==> flow/design.v <==
module LASER(
	CLK,
	RST,
	X,
	Y,
	C1X,
	C1Y,
	C2X,
	C2Y,
	DONE
);
input 		    CLK, RST;
input [3:0]         X, Y;
output reg	    DONE;
output reg [3:0]    C1X, C1Y, C2X, C2Y;
parameter    s_idle    = 'd0,
	     s_input   = 'd1,
	     s_circle1 = 'd2,
             s_circle2 = 'd3,
	     s_check   = 'd4,
	     s_output  = 'd5;
integer    i,j;
reg 	     map[0:15][0:15];
reg [2:0]    current_state, next_state;
reg [5:0]    cover_num1, best_num1, cover_num2, best_num2, previous_sum; 	
reg [6:0]    cnt, cnt1;
reg signed [4:0]    bias_x, bias_y;
reg signed [4:0]    cur_x, cur_y, cir1_x, cir1_y, cir2_x, cir2_y;
reg signed [4:0]    best_x1, best_y1, best_x2, best_y2;
reg signed [4:0]    last_x1, last_y1, last_x2, last_y2;
wire	convergence, search_finish, delay_flag;
wire    outside_x1, outside_y1, outside_x2, outside_y2;
wire signed[5:0]    dis1, dis2; 		
assign dis1 = (cur_x-cir1_x)*(cur_x-cir1_x) + (cur_y-cir1_y)*(cur_y-cir1_y);
assign dis2 = (cur_x-cir2_x)*(cur_x-cir2_x) + (cur_y-cir2_y)*(cur_y-cir2_y);
assign search_finish = (cnt == 'd63 && cnt1 == 'd80);
assign delay_flag = (cnt1 == 'd80);
assign convergence = (best_num1 + best_num2 <= previous_sum );
assign outside_x1 = (cir1_x + bias_x > 'd15 || cir1_x + bias_x < 0);
assign outside_y1 = (cir1_y + bias_y > 'd15 || cir1_y + bias_y < 0);
assign outside_x2 = (cir2_x + bias_x > 'd15 || cir2_x + bias_x < 0);
assign outside_y2 = (cir2_y + bias_y > 'd15 || cir2_y + bias_y < 0);
always@(posedge CLK) begin
        if(RST)	
            current_state <= s_idle;
        else	
	    current_state <= next_state;
end
always@(*) begin
        next_state = current_state;
        case(current_state)
            s_idle   : 			     next_state = s_input;
	    s_input  :  if(cnt == 'd39)	     next_state = s_circle1;
	    s_circle1:  if(search_finish)    next_state = s_circle2;
	    s_circle2:  if(search_finish)    next_state = s_check;
	    s_check  :  if(convergence)	     next_state = s_output;
	                else	             next_state = s_circle2;
	    s_output : 			     next_state = s_input;
        endcase
end
always@(posedge CLK) begin
        case(current_state)
            s_idle   :  if(RST)			       cnt <= 'd0;  
	    s_input  :  if(cnt == 'd39)		       cnt <= 'd0;
		        else 			       cnt <= cnt+1;
	    s_circle1:  if(next_state == s_circle2)    cnt <= 'd0;
		        else if(delay_flag)	       cnt <= cnt+1;
	    s_circle2:  if(next_state == s_check)      cnt <= 'd0;     
	                else if(delay_flag)	       cnt <= cnt+1;
	    s_output :				       cnt <= 'd0;					
        endcase
end
always@(posedge CLK) begin
        case(current_state)
            s_idle   :  if(RST)		  cnt1 <= 'd0;  
	    s_circle1:  if(delay_flag)    cnt1 <= 'd0;
	                else 		  cnt1 <= cnt1+1;
	    s_circle2:  if(delay_flag)	  cnt1 <= 'd0;
		        else 		  cnt1 <= cnt1+1;
	    s_output :			  cnt1 <= 'd0;
    endcase
end
always@(posedge CLK) begin
        case(current_state)
            s_idle   : if(RST)
		           for(i=0;i<16;i=i+1)
		               for(j=0;j<16;j=j+1)
		                   map[i][j] <= 'd0;
	    s_input  : map[X][Y] <= 'd1;
	    s_output : for(i=0;i<16;i=i+1)
		           for(j=0;j<16;j=j+1)
			       map[i][j] <= 'd0;		
        endcase
end
always@(posedge CLK) begin
	case(current_state)
		s_idle   : if(RST)    cur_x <= 0;
		s_circle1: 	      cur_x <= (outside_x1) ? 0 : cir1_x + bias_x;
		s_circle2:	      cur_x <= (outside_x2) ? 0 : cir2_x + bias_x;
		s_output : 	      cur_x <= 0;
	endcase
end
always@(posedge CLK) begin
	case(current_state)
		s_idle   : if(RST)    cur_y <= 0;
		s_circle1: 	      cur_y <= (outside_y1) ? 0 : cir1_y + bias_y;
		s_circle2:	      cur_y <= (outside_y2) ? 0 : cir2_y + bias_y;
		s_output : 	      cur_y <= 0;
	endcase
end
always@(posedge CLK) begin
	case(current_state)
	    s_idle   : 	if(RST)    
                            begin	
                                cir1_x <= 2; 			
                                cir1_y <= 0; 		 	
                            end
	    s_circle1:  if(delay_flag)			
			    begin	
			        if(cir1_x == 'd14)	
                                    begin	
                                        cir1_x <= 2; 			
                                        cir1_y <= cir1_y+2; 	
                                    end
			        else				
                                    begin	
                                        cir1_x <= cir1_x + 2;
				    end
			     end
			 else if(delay_flag)		
                             begin	
                                 cir1_x <= cir1_x + 2;
			     end 
	     s_check  :  if(!convergence)
		             begin   
                                 cir1_x <= best_x2;
		                 cir1_y <= best_y2;
		             end  
	     s_output :	 begin	
                             cir1_x <= 2; 			
                             cir1_y <= 0;
 			 end
	 endcase
end
always@(posedge CLK) begin
	case(current_state)
	    s_idle   : 	if(RST)					
                            begin
                                cir2_x <= 2; 			
                                cir2_y <= 0; 			
                            end
	    s_circle2:  if(delay_flag)
			    begin	
			        if(cir2_x == 'd14)	
                                    begin	
                                        cir2_x <= 2; 			
                                        cir2_y <= cir2_y+2;
                                    end
				else
				    begin
                                	cir2_x <= cir2_x + 2;
				    end
			     end
	    s_check  :  if(!convergence)
		            begin	
                                cir2_x <= 2; 			
                                cir2_y <= 0; 			
                            end
	    s_output :	
		        begin	
                            cir2_x <= 2; 			
                            cir2_y <= 0; 			
                        end
	endcase
end
always@(posedge CLK) begin
	case(current_state)
	    s_idle   :  if(RST)					
                            begin	
                                best_x1 <= 0; 
                                best_y1 <= 0; 												
                            end
	    s_circle1:  if(delay_flag)			
                            begin	
                                best_x1 <= (cover_num1 > best_num1) ? cir1_x : best_x1;
				best_y1 <= (cover_num1 > best_num1) ? cir1_y : best_y1;
                            end
	    s_check  :  if(!convergence)		
                            begin	
                                best_x1 <= best_x2;
			        best_y1 <= best_y2;										
                            end
	    s_output :							
                            begin	
                                best_x1 <= 0; 
				best_y1 <= 0; 												
                            end
	endcase
end
always@(posedge CLK) begin
	case(current_state)
            s_idle   : 	if(RST)					
                            begin
	                        best_x2 <= 0; 
				best_y2 <= 0;
 			    end
	    s_circle2:  if(delay_flag)			
                            begin
                         	best_x2 <= (cover_num2 > best_num2) ? cir2_x : best_x2;
				best_y2 <= (cover_num2 > best_num2) ? cir2_y : best_y2;
                            end 
	    s_output :	begin	
                            best_x2 <= 0; 
			    best_y2 <= 0; 	
                        end
	endcase
end
always@(posedge CLK) begin
	case(current_state)
	    s_idle   : if(RST) 					
                           bias_x <= -'d4;
	    s_circle1: if(bias_x == 'd4)
		           bias_x <= -'d4;
		       else
			   bias_x <= bias_x+1;
	    s_circle2: if(bias_x == 'd4)		
                           bias_x <= -'d4;
		       else	
			   bias_x <= bias_x+1;
	    s_output : bias_x <= -'d4;
	endcase
end
always@(posedge CLK) begin
	case(current_state)
	    s_idle   : if(RST) 					
                           bias_y <= -'d4;
	    s_circle1: if(delay_flag)			
                           bias_y <= -'d4;
		       else if(bias_x == 'd4)	
                           bias_y <= bias_y+1;	 			
	    s_circle2: if(delay_flag)			
                           bias_y <= -'d4;
		       else if(bias_x == 'd4)	
                           bias_y <= bias_y+1;	
	    s_output : bias_y <= -'d4;
	endcase
end
always@(posedge CLK) begin
	case(current_state)
	    s_idle   : if(RST) 												
                           cover_num1 <= 'd0;
	    s_circle1: if(delay_flag)										
                           cover_num1 <= 'd0;
		       else if(outside_x1 || outside_y1)					
                           cover_num1 <= cover_num1;
		       else if(dis1 <= 'sd16  && map[cur_x][cur_y] == 'd1)	
                           cover_num1 <= cover_num1+1;					 
	    s_output : 						 								
                       cover_num1 <= 'd0;
	endcase
end
always@(posedge CLK) begin
	case(current_state)
	    s_idle   : if(RST) 												
                           best_num1 <= 'd0;
	    s_circle1: if(delay_flag)										
                           best_num1 <= (cover_num1 > best_num1) ? cover_num1 : best_num1;					
	    s_check  : if(!convergence)										
                           best_num1 <= best_num2;		
	    s_output : 														
                           best_num1 <= 'd0;
	endcase
end
always@(posedge CLK) begin
	case(current_state)
	    s_idle   : if(RST) 												
                           cover_num2 <= 'd0;				
	    s_circle2: if(delay_flag)										
                           cover_num2 <= 'd0;
		       else if(outside_x2 || outside_y2)					
                           cover_num2 <= cover_num2;
		       else if(dis2 <= 'sd16  && map[cur_x][cur_y] == 'd1)	
                           cover_num2 <= (dis1 > 'sd16) ? cover_num2+1 : cover_num2;	
	    s_output : 														
                       cover_num2 <= 'd0;
	endcase
end
always@(posedge CLK) begin
	case(current_state)
	    s_idle   : if(RST) 												
                           best_num2 <= 'd0;				
	    s_circle2: if(delay_flag)										
                           best_num2 <= (cover_num2 > best_num2) ? cover_num2 : best_num2;
	    s_check	 : if(!convergence)										
                           best_num2 <= 'd0;
	    s_output : 														
                           best_num2 <= 'd0;
	endcase
end
always@(posedge CLK) begin
	case(current_state)
	    s_idle   : if(RST) 	           previous_sum <= 'd0;				
	    s_check  : if(!convergence)    previous_sum <= best_num1 + best_num2;	
	    s_output : 		           previous_sum <= 'd0;
	endcase
end
always@(posedge CLK) begin
	if(current_state == s_check && !convergence)
	begin
	    last_x1 <= best_x1;
	    last_y1 <= best_y1;
	    last_x2 <= best_x2;
	    last_y2 <= best_y2;
	end
	else if(current_state == s_output)
	begin
            last_x1 <= 'd0;
	    last_y1 <= 'd0;
	    last_x2 <= 'd0;
	    last_y2 <= 'd0;
	end
end
always@(posedge CLK) begin
	if(next_state == s_output)    DONE <= 'd1;
	else			      DONE <= 'd0;
end
always@(posedge CLK) begin
	if(next_state == s_output) 
	begin
	    C1X <= last_x1[3:0];
	    C1Y <= last_y1[3:0];
	    C2X <= last_x2[3:0];
	    C2Y <= last_y2[3:0];
	end
	else
	begin
	    C1X <= 'd0;
	    C1Y <= 'd0;
	    C2X <= 'd0;
	    C2Y <= 'd0;
	end
end
endmodule 
Memo
Re: synthesis data of LASER

## Tool chain data of LASER

Each step is given for the RTL above and for the edited RTL.
Lines under "before" count in the file above, lines under "after" in the edited file.
"difference": "after" minus "before" as printed here. "relative change": 100 x difference / "before".
Operators carry their Yosys type and port widths (W data, S select, Z words).
Library cell names are shortened.
The mark - stands for no value.

- Design top: LASER
- Clock: CLK
- Library: sky130hd
- Timing corner: tt_025C_1v80

## Diff

The edit as a unified diff against the file above.
The edited RTL no longer does the same as the RTL above: the edit was made by script, with no optimisation intended.

```diff
@@ -32,5 +32,5 @@
 wire    outside_x1, outside_y1, outside_x2, outside_y2;
 wire signed[5:0]    dis1, dis2; 		
-assign dis1 = (cur_x-cir1_x)*(cur_x-cir1_x) + (cur_y-cir1_y)*(cur_y-cir1_y);
+assign dis1 = ((cur_x-cir1_x)^(cur_x-cir1_x)) + (cur_y-cir1_y)*(cur_y-cir1_y);
 assign dis2 = (cur_x-cir2_x)*(cur_x-cir2_x) + (cur_y-cir2_y)*(cur_y-cir2_y);
 assign search_finish = (cnt == 'd63 && cnt1 == 'd80);
```

## Word level

Yosys after proc, flatten, opt, wreduce and memory -nomap, before mapping. Memory bits, and registers merged into a memory's read port (data or address), are not among the register bits. Print and check cells are not counted.
Memory sizes are those after Yosys's memory passes, which may raise the word count (mostly to a power of two), join words into wider ones and drop unused or constant bits.

Word-level totals:

| item | before | after | difference | relative change (%) |
|---|---|---|---|---|
| output and inout port bits | 17 | 17 | 0 | 0.00 |
| bits of input ports | 10 | 10 | 0 | 0.00 |
| bits in latches | 0 | 0 | 0 | - |
| memories kept | 1 | 1 | 0 | 0.00 |
| word-level cells | 238 | 238 | 0 | 0.00 |
| register bits after elaboration | 138 | 138 | 0 | 0.00 |
| bits in read-only memories | 0 | 0 | 0 | - |
| bits in writable memories | 256 | 256 | 0 | 0.00 |

Operators by class:

| item | before | after | difference | relative change (%) |
|---|---|---|---|---|
| shift operators | 0 | 0 | 0 | - |
| $add $sub $neg | 27 | 27 | 0 | 0.00 |
| reduce/logical cells | 35 | 35 | 0 | 0.00 |
| multiplexer cells | 93 | 93 | 0 | 0.00 |
| equal/unequal tests | 28 | 28 | 0 | 0.00 |
| $lt $le $gt $ge | 14 | 14 | 0 | 0.00 |
| $mul | 4 | 3 | -1 | -25.00 |
| bitwise gates (word level) | 7 | 8 | +1 | +14.29 |
| div/mod/pow operators | 0 | 0 | 0 | - |

Operators with widths:

| kind | before | after | difference | relative change (%) |
|---|---|---|---|---|
| $mul A6 B6 Y6 | 4 | 3 | -1 | -25.00 |
| $xor A6 B6 Y6 | 0 | 1 | +1 | - |

Operator kinds equal on both sides are left out: 59.

## Depth

Longest topological path by Yosys (ltp), each cell counted once; first at word level (registers and memories cut), then after technology mapping (sequential cells cut; the memories' decode and read muxes count).

Logic depth:

| item | before | after | difference | relative change (%) |
|---|---|---|---|---|
| depth in word-level cells | 9 | 9 | 0 | 0.00 |
| ABC_AREA | 0 | 0 | - | - |
| gate-level depth with buffers | 25 | 25 | 0 | 0.00 |
| depth with buffers taken out | 25 | 25 | 0 | 0.00 |

## Mapped cells and area

The flow's flattened synthesis, as Yosys stat reports it; memories are mapped. The netlist is that of the ABC_AREA named above (0 if unset); the other value can give another one.

Synthesis totals:

| item | before | after | difference | relative change (%) |
|---|---|---|---|---|
| buffers | 106 | 103 | -3 | -2.83 |
| cells in the netlist | 1811 | 1750 | -61 | -3.37 |
| flip-flop cells | 384 | 384 | 0 | 0.00 |
| mapped area (µm²) | 18377.6 | 17804.6 | -573.0 | -3.12 |
| sequential area (µm²) | 8748.4 | 8748.4 | 0.0 | 0.00 |

Cell types:

| cell type | before | after | difference | relative change (%) |
|---|---|---|---|---|
| mux2i_1 | 5 | 22 | +17 | +340.00 |
| ha_1 | 94 | 80 | -14 | -14.89 |
| and3_1 | 28 | 15 | -13 | -46.43 |
| inv_1 | 80 | 70 | -10 | -12.50 |
| xnor2_1 | 55 | 45 | -10 | -18.18 |
| a221oi_1 | 1 | 10 | +9 | +900.00 |
| a22oi_1 | 9 | 2 | -7 | -77.78 |
| nor2_1 | 78 | 72 | -6 | -7.69 |
| clkbuf_1 | 76 | 82 | +6 | +7.89 |
| o211ai_1 | 5 | 11 | +6 | +120.00 |
| and2_1 | 38 | 43 | +5 | +13.16 |
| fa_1 | 20 | 15 | -5 | -25.00 |
| buf_4 | 12 | 7 | -5 | -41.67 |
| o21a_1 | 10 | 5 | -5 | -50.00 |
| nand2_1 | 313 | 309 | -4 | -1.28 |
| a22o_1 | 39 | 35 | -4 | -10.26 |
| a211oi_1 | 1 | 5 | +4 | +400.00 |
| a21oi_1 | 32 | 29 | -3 | -9.38 |

Cell types equal on both sides are left out: 13.
The list need not be complete.

## Timing after synthesis

Path of least setup slack by OpenSTA after synthesis, without wires, with an ideal clock, recovery checks aside; 20% of the period is set as input and as output delay. Where synthesis merged equal registers, the netlist keeps one of their names.

Timing post-synthesis:

| item | before | after | difference | relative change (%) |
|---|---|---|---|---|
| kind | flip-flop to flip-flop | flip-flop to flip-flop | - | - |
| start | reg cur_x[1] | reg cur_y[1] | - | - |
| end | reg cover_num1[0] | reg cover_num2[0] | - | - |
| stages | 22 | 26 | +4 | +18.18 |
| path buffers | 0 | 3 | +3 | - |
| launch time at the first pin (ns) | 0.000 | 0.000 | 0.000 | - |
| clock period (ns) | 6.0 | 6.0 | 0.0 | 0.00 |
| data required time (ns) | 5.640 | 5.623 | -0.017 | -0.30 |
| setup time (ns) | 0.360 | 0.377 | +0.017 | - |
| slack (ns) | 0.488 | 0.262 | -0.226 | - |
| arrival time (ns) | 5.152 | 5.361 | +0.209 | +4.06 |
| delay of the path (ns) | 5.512 | 5.738 | +0.226 | +4.10 |
| synthesis period reached (ns) | 5.512 | 5.738 | +0.226 | +4.10 |

"delay of the path" = arrival - input delay + setup time.
"stages" counts driving pins, that of a launching flip-flop among them; a cell with two outputs on the path counts twice.
"synthesis period reached" = period - worst setup slack (recovery checks aside). The figure is calculated, with input and output delays left at 20% of the set period.
The rows between start and end are the longest chain of elaborated cells between them; the timing report does not say that the signal goes this way. Where chains are equally long, one stands for them.
Each line given opens the expression or statement behind the cell; cells for indexed reads and writes are added by Yosys, which also makes memories of some case tables.
A register here has more assigning lines than the two given.
before: The path ends at the enable pin of a flip-flop; only ways to that pin are counted.

Between the ends, post-synthesis, before:
- Cells stage by stage: edfxtp_1 -> fa_1 -> a21o_1 -> a21oi_1 -> xnor2_1 -> nand2_1 -> fa_1 -> inv_1 -> ha_1 -> fa_1 -> ha_1 -> inv_1 -> fa_1 -> inv_1 -> ha_1 -> xnor2_1 -> xnor2_1 -> xnor2_1 -> xnor2_1 -> nor2_1 -> or3_1 -> o21bai_1
- Cells in the longest elaborated chain: 7
- Elaborated cells on any way between the ends: 9
- Those cells by class: add/sub (3); mul (1); compare (1); eq/ne (1); reduce/logical (2); memory (1)

RTL lines, path post-synthesis, before:

| item | line | RTL |
|---|---|---|
| from (decl) | 28 | `reg signed [4:0]    cur_x, cur_y, cir1_x, cir1_y, cir2_x, cir2_y;` |
| from (assign) | 98 | `s_circle1: cur_x <= (outside_x1) ? 0 : cir1_x + bias_x;` |
| from (assign) | 99 | `s_circle2: cur_x <= (outside_x2) ? 0 : cir2_x + bias_x;` |
| $sub A5 B5 Y6 | 34 | `assign dis1 = (cur_x-cir1_x)*(cur_x-cir1_x) + (cur_y-cir1_y)*(cur_y-cir1_y);` |
| $mul A6 B6 Y6 | 34 |  |
| $add A6 B6 Y6 | 34 |  |
| $le A6 B6 Y1 | 256 | `else if(dis1 <= 'sd16 && map[cur_x][cur_y] == 'd1)` |
| $logic_and A1 B1 Y1 | 256 |  |
| $ne A3 B3 Y1 | - |  |
| $reduce_and A4 Y1 | - |  |
| to (assign) | 255 | `cover_num1 <= cover_num1;` |
| to (assign) | 257 | `cover_num1 <= cover_num1+1;` |
| to (decl) | 25 |  |

after: The path ends at the enable pin of a flip-flop; only ways to that pin are counted.

Between the ends, post-synthesis, after:
- Cells stage by stage: edfxtp_1 -> clkbuf_1 -> clkbuf_1 -> buf_2 -> inv_1 -> ha_1 -> inv_1 -> fa_1 -> inv_1 -> nor2_1 -> ha_1 -> inv_1 -> fa_1 -> inv_1 -> ha_1 -> inv_1 -> fa_1 -> inv_1 -> ha_1 -> xnor2_1 -> xnor2_1 -> xnor2_1 -> xnor2_1 -> nand3_1 -> o211ai_1 -> o21ai_0
- Cells in the longest elaborated chain: 7
- Elaborated cells on any way between the ends: 14
- Those cells by class: add/sub (5); mul (2); compare (2); eq/ne (2); reduce/logical (2); memory (1)

RTL lines, path post-synthesis, after:

| item | line | RTL |
|---|---|---|
| from (decl) | 28 | `reg signed [4:0]    cur_x, cur_y, cir1_x, cir1_y, cir2_x, cir2_y;` |
| from (assign) | 106 | `s_circle1: cur_y <= (outside_y1) ? 0 : cir1_y + bias_y;` |
| from (assign) | 107 | `s_circle2: cur_y <= (outside_y2) ? 0 : cir2_y + bias_y;` |
| $sub A5 B5 Y6 | 35 | `assign dis2 = (cur_x-cir2_x)*(cur_x-cir2_x) + (cur_y-cir2_y)*(cur_y-cir2_y);` |
| $mul A6 B6 Y6 | 35 |  |
| $add A6 B6 Y6 | 35 |  |
| $le A6 B6 Y1 | 282 | `else if(dis2 <= 'sd16 && map[cur_x][cur_y] == 'd1)` |
| $logic_and A1 B1 Y1 | 282 |  |
| $ne A5 B5 Y1 | - |  |
| $reduce_and A5 Y1 | - |  |
| to (assign) | 281 | `cover_num2 <= cover_num2;` |
| to (assign) | 283 | `cover_num2 <= (dis1 > 'sd16) ? cover_num2+1 : cover_num2;` |
| to (decl) | 25 |  |

## Worst path after layout

From the final timing report of the runs of set A: the path of least setup slack in the routed layout; clock arrival at registers is part of the times.

Timing after layout:

| item | before | after | difference | relative change (%) |
|---|---|---|---|---|
| kind | flip-flop to flip-flop | flip-flop to flip-flop | - | - |
| start | reg cur_x[1] | reg cir2_x[2] | - | - |
| end | reg cover_num1[1] | reg cover_num2[2] | - | - |
| launch time at the first pin (ns) | 0.55 | 0.54 | -0.01 | -1.82 |
| path buffers | 1 | 1 | 0 | 0.00 |
| setup time (ns) | 0.28 | 0.28 | 0.00 | - |
| clock period (ns) | 6.0 | 6.0 | 0.0 | 0.00 |
| arrival time (ns) | 5.99 | 5.68 | -0.31 | -5.18 |
| stages | 23 | 24 | +1 | +4.35 |
| slack (ns) | 0.28 | 0.58 | +0.30 | - |
| data required time (ns) | 6.27 | 6.26 | -0.01 | -0.16 |

The rows between start and end are the longest chain of elaborated cells between them; the timing report does not say that the signal goes this way. Where chains are equally long, one stands for them.
A register here has more assigning lines than the two given.
before: The path ends at the enable pin of a flip-flop; only ways to that pin are counted.

Between the ends, after layout, before:
- Cells stage by stage: edfxtp_1 -> fa_1 -> a21o_1 -> a21oi_1 -> xnor2_1 -> nand2_1 -> fa_1 -> inv_1 -> ha_1 -> fa_1 -> ha_1 -> inv_1 -> fa_1 -> inv_1 -> ha_1 -> xnor2_1 -> xnor2_1 -> xnor2_1 -> xnor2_1 -> nor2_1 -> or3_1 -> o21bai_1 -> buf_4
- Cells in the longest elaborated chain: 7
- Elaborated cells on any way between the ends: 9
- Those cells by class: add/sub (3); mul (1); compare (1); eq/ne (1); reduce/logical (2); memory (1)

RTL lines, path after layout, before:

| item | line | RTL |
|---|---|---|
| from (decl) | 28 | `reg signed [4:0]    cur_x, cur_y, cir1_x, cir1_y, cir2_x, cir2_y;` |
| from (assign) | 98 | `s_circle1: cur_x <= (outside_x1) ? 0 : cir1_x + bias_x;` |
| from (assign) | 99 | `s_circle2: cur_x <= (outside_x2) ? 0 : cir2_x + bias_x;` |
| $sub A5 B5 Y6 | 34 | `assign dis1 = (cur_x-cir1_x)*(cur_x-cir1_x) + (cur_y-cir1_y)*(cur_y-cir1_y);` |
| $mul A6 B6 Y6 | 34 |  |
| $add A6 B6 Y6 | 34 |  |
| $le A6 B6 Y1 | 256 | `else if(dis1 <= 'sd16 && map[cur_x][cur_y] == 'd1)` |
| $logic_and A1 B1 Y1 | 256 |  |
| $ne A3 B3 Y1 | - |  |
| $reduce_and A4 Y1 | - |  |
| to (assign) | 255 | `cover_num1 <= cover_num1;` |
| to (assign) | 257 | `cover_num1 <= cover_num1+1;` |
| to (decl) | 25 |  |

after: The path ends at the enable pin of a flip-flop; only ways to that pin are counted.

Between the ends, after layout, after:
- Cells stage by stage: edfxtp_1 -> inv_1 -> ha_1 -> a21o_1 -> a21oi_1 -> xnor2_1 -> nand2_1 -> fa_1 -> inv_1 -> ha_1 -> fa_1 -> ha_1 -> inv_1 -> fa_1 -> inv_1 -> ha_1 -> xnor2_1 -> xnor2_1 -> xnor2_1 -> xnor2_1 -> nand3_1 -> o211ai_1 -> o21ai_0 -> buf_4
- Cells in the longest elaborated chain: 7
- Elaborated cells on any way between the ends: 15
- Those cells by class: add/sub (4); mul (1); compare (3); eq/ne (3); reduce/logical (4)

RTL lines, path after layout, after:

| item | line | RTL |
|---|---|---|
| from (decl) | 28 | `reg signed [4:0]    cur_x, cur_y, cir1_x, cir1_y, cir2_x, cir2_y;` |
| from (assign) | 149 | `cir2_x <= 2;` |
| from (assign) | 161 | `cir2_x <= cir2_x + 2;` |
| $sub A5 B5 Y6 | 35 | `assign dis2 = (cur_x-cir2_x)*(cur_x-cir2_x) + (cur_y-cir2_y)*(cur_y-cir2_y);` |
| $mul A6 B6 Y6 | 35 |  |
| $add A6 B6 Y6 | 35 |  |
| $le A6 B6 Y1 | 282 | `else if(dis2 <= 'sd16 && map[cur_x][cur_y] == 'd1)` |
| $logic_and A1 B1 Y1 | 282 |  |
| $ne A5 B5 Y1 | - |  |
| $reduce_and A5 Y1 | - |  |
| to (assign) | 281 | `cover_num2 <= cover_num2;` |
| to (assign) | 283 | `cover_num2 <= (dis1 > 'sd16) ? cover_num2+1 : cover_num2;` |
| to (decl) | 25 |  |

## Flow runs

Both versions went through the flow (Yosys, OpenROAD) with the same settings in each pair. Constraints: input delay and output delay 20% of the set period each, output load 0.01 pF.

Settings, set A:
- period_ns: 6.0
- CAP_MARGIN: 20
- CORE_MARGIN: 2
- CORE_UTILIZATION: 40
- SLEW_MARGIN: 20

Results, set A:

| item | before | after | difference | relative change (%) |
|---|---|---|---|---|
| achieved clock period (ns) | 5.723 | 5.420 | -0.303 | -5.29 |
| total die area (µm²) | 47674.5 | 46214.3 | -1460.2 | -3.06 |
| total negative slack on setup checks (ns) | 0.000 | 0.000 | 0.000 | - |
| area of the synthesized netlist (µm²) | 18377.6 | 17804.6 | -573.0 | -3.12 |
| standard-cell area after routing (µm²) | 20434.6 | 19960.4 | -474.2 | -2.32 |
| total design power (mW) | 5.959 | 5.867 | -0.092 | -1.54 |
| worst setup slack after layout (ns) | 0.277 | 0.580 | +0.303 | - |
| utilization (%) | 45.0 | 45.3 | +0.3 | - |
| worst hold slack (ns) | 0.445 | 0.437 | -0.008 | - |

Settings, set B:
- CAP_MARGIN: 35
- CELL_PAD_IN_SITES_DETAIL_PLACEMENT: 0
- CELL_PAD_IN_SITES_GLOBAL_PLACEMENT: 2
- CORE_UTILIZATION: 29
- CTS_CLUSTER_SIZE: 67
- PLACE_DENSITY_LB_ADDON: 0.16
- SETUP_SLACK_MARGIN: 0.25
- SLEW_MARGIN: 10
- period_ns: 3.67
- CORE_MARGIN: 2

Results, set B:

| item | before | after | difference | relative change (%) |
|---|---|---|---|---|
| achieved clock period (ns) | 5.296 | 4.876 | -0.420 | -7.93 |
| total die area (µm²) | 65400.4 | 63393.2 | -2007.2 | -3.07 |
| total negative slack on setup checks (ns) | -19.363 | -8.436 | +10.927 | - |
| area of the synthesized netlist (µm²) | 18377.6 | 17804.6 | -573.0 | -3.12 |
| standard-cell area after routing (µm²) | 22414.0 | 21755.9 | -658.1 | -2.94 |
| total design power (mW) | 10.266 | 10.223 | -0.043 | -0.42 |
| worst setup slack after layout (ns) | -1.626 | -1.206 | +0.420 | - |
| utilization (%) | 35.7 | 35.9 | +0.2 | - |
| worst hold slack (ns) | 0.446 | 0.440 | -0.006 | - |

"achieved clock period" = clock period - worst setup slack. The figure is calculated, with input and output delays left at 20% of the set period.
"total design power" is the tool's figure for a default switching activity; nothing was simulated.
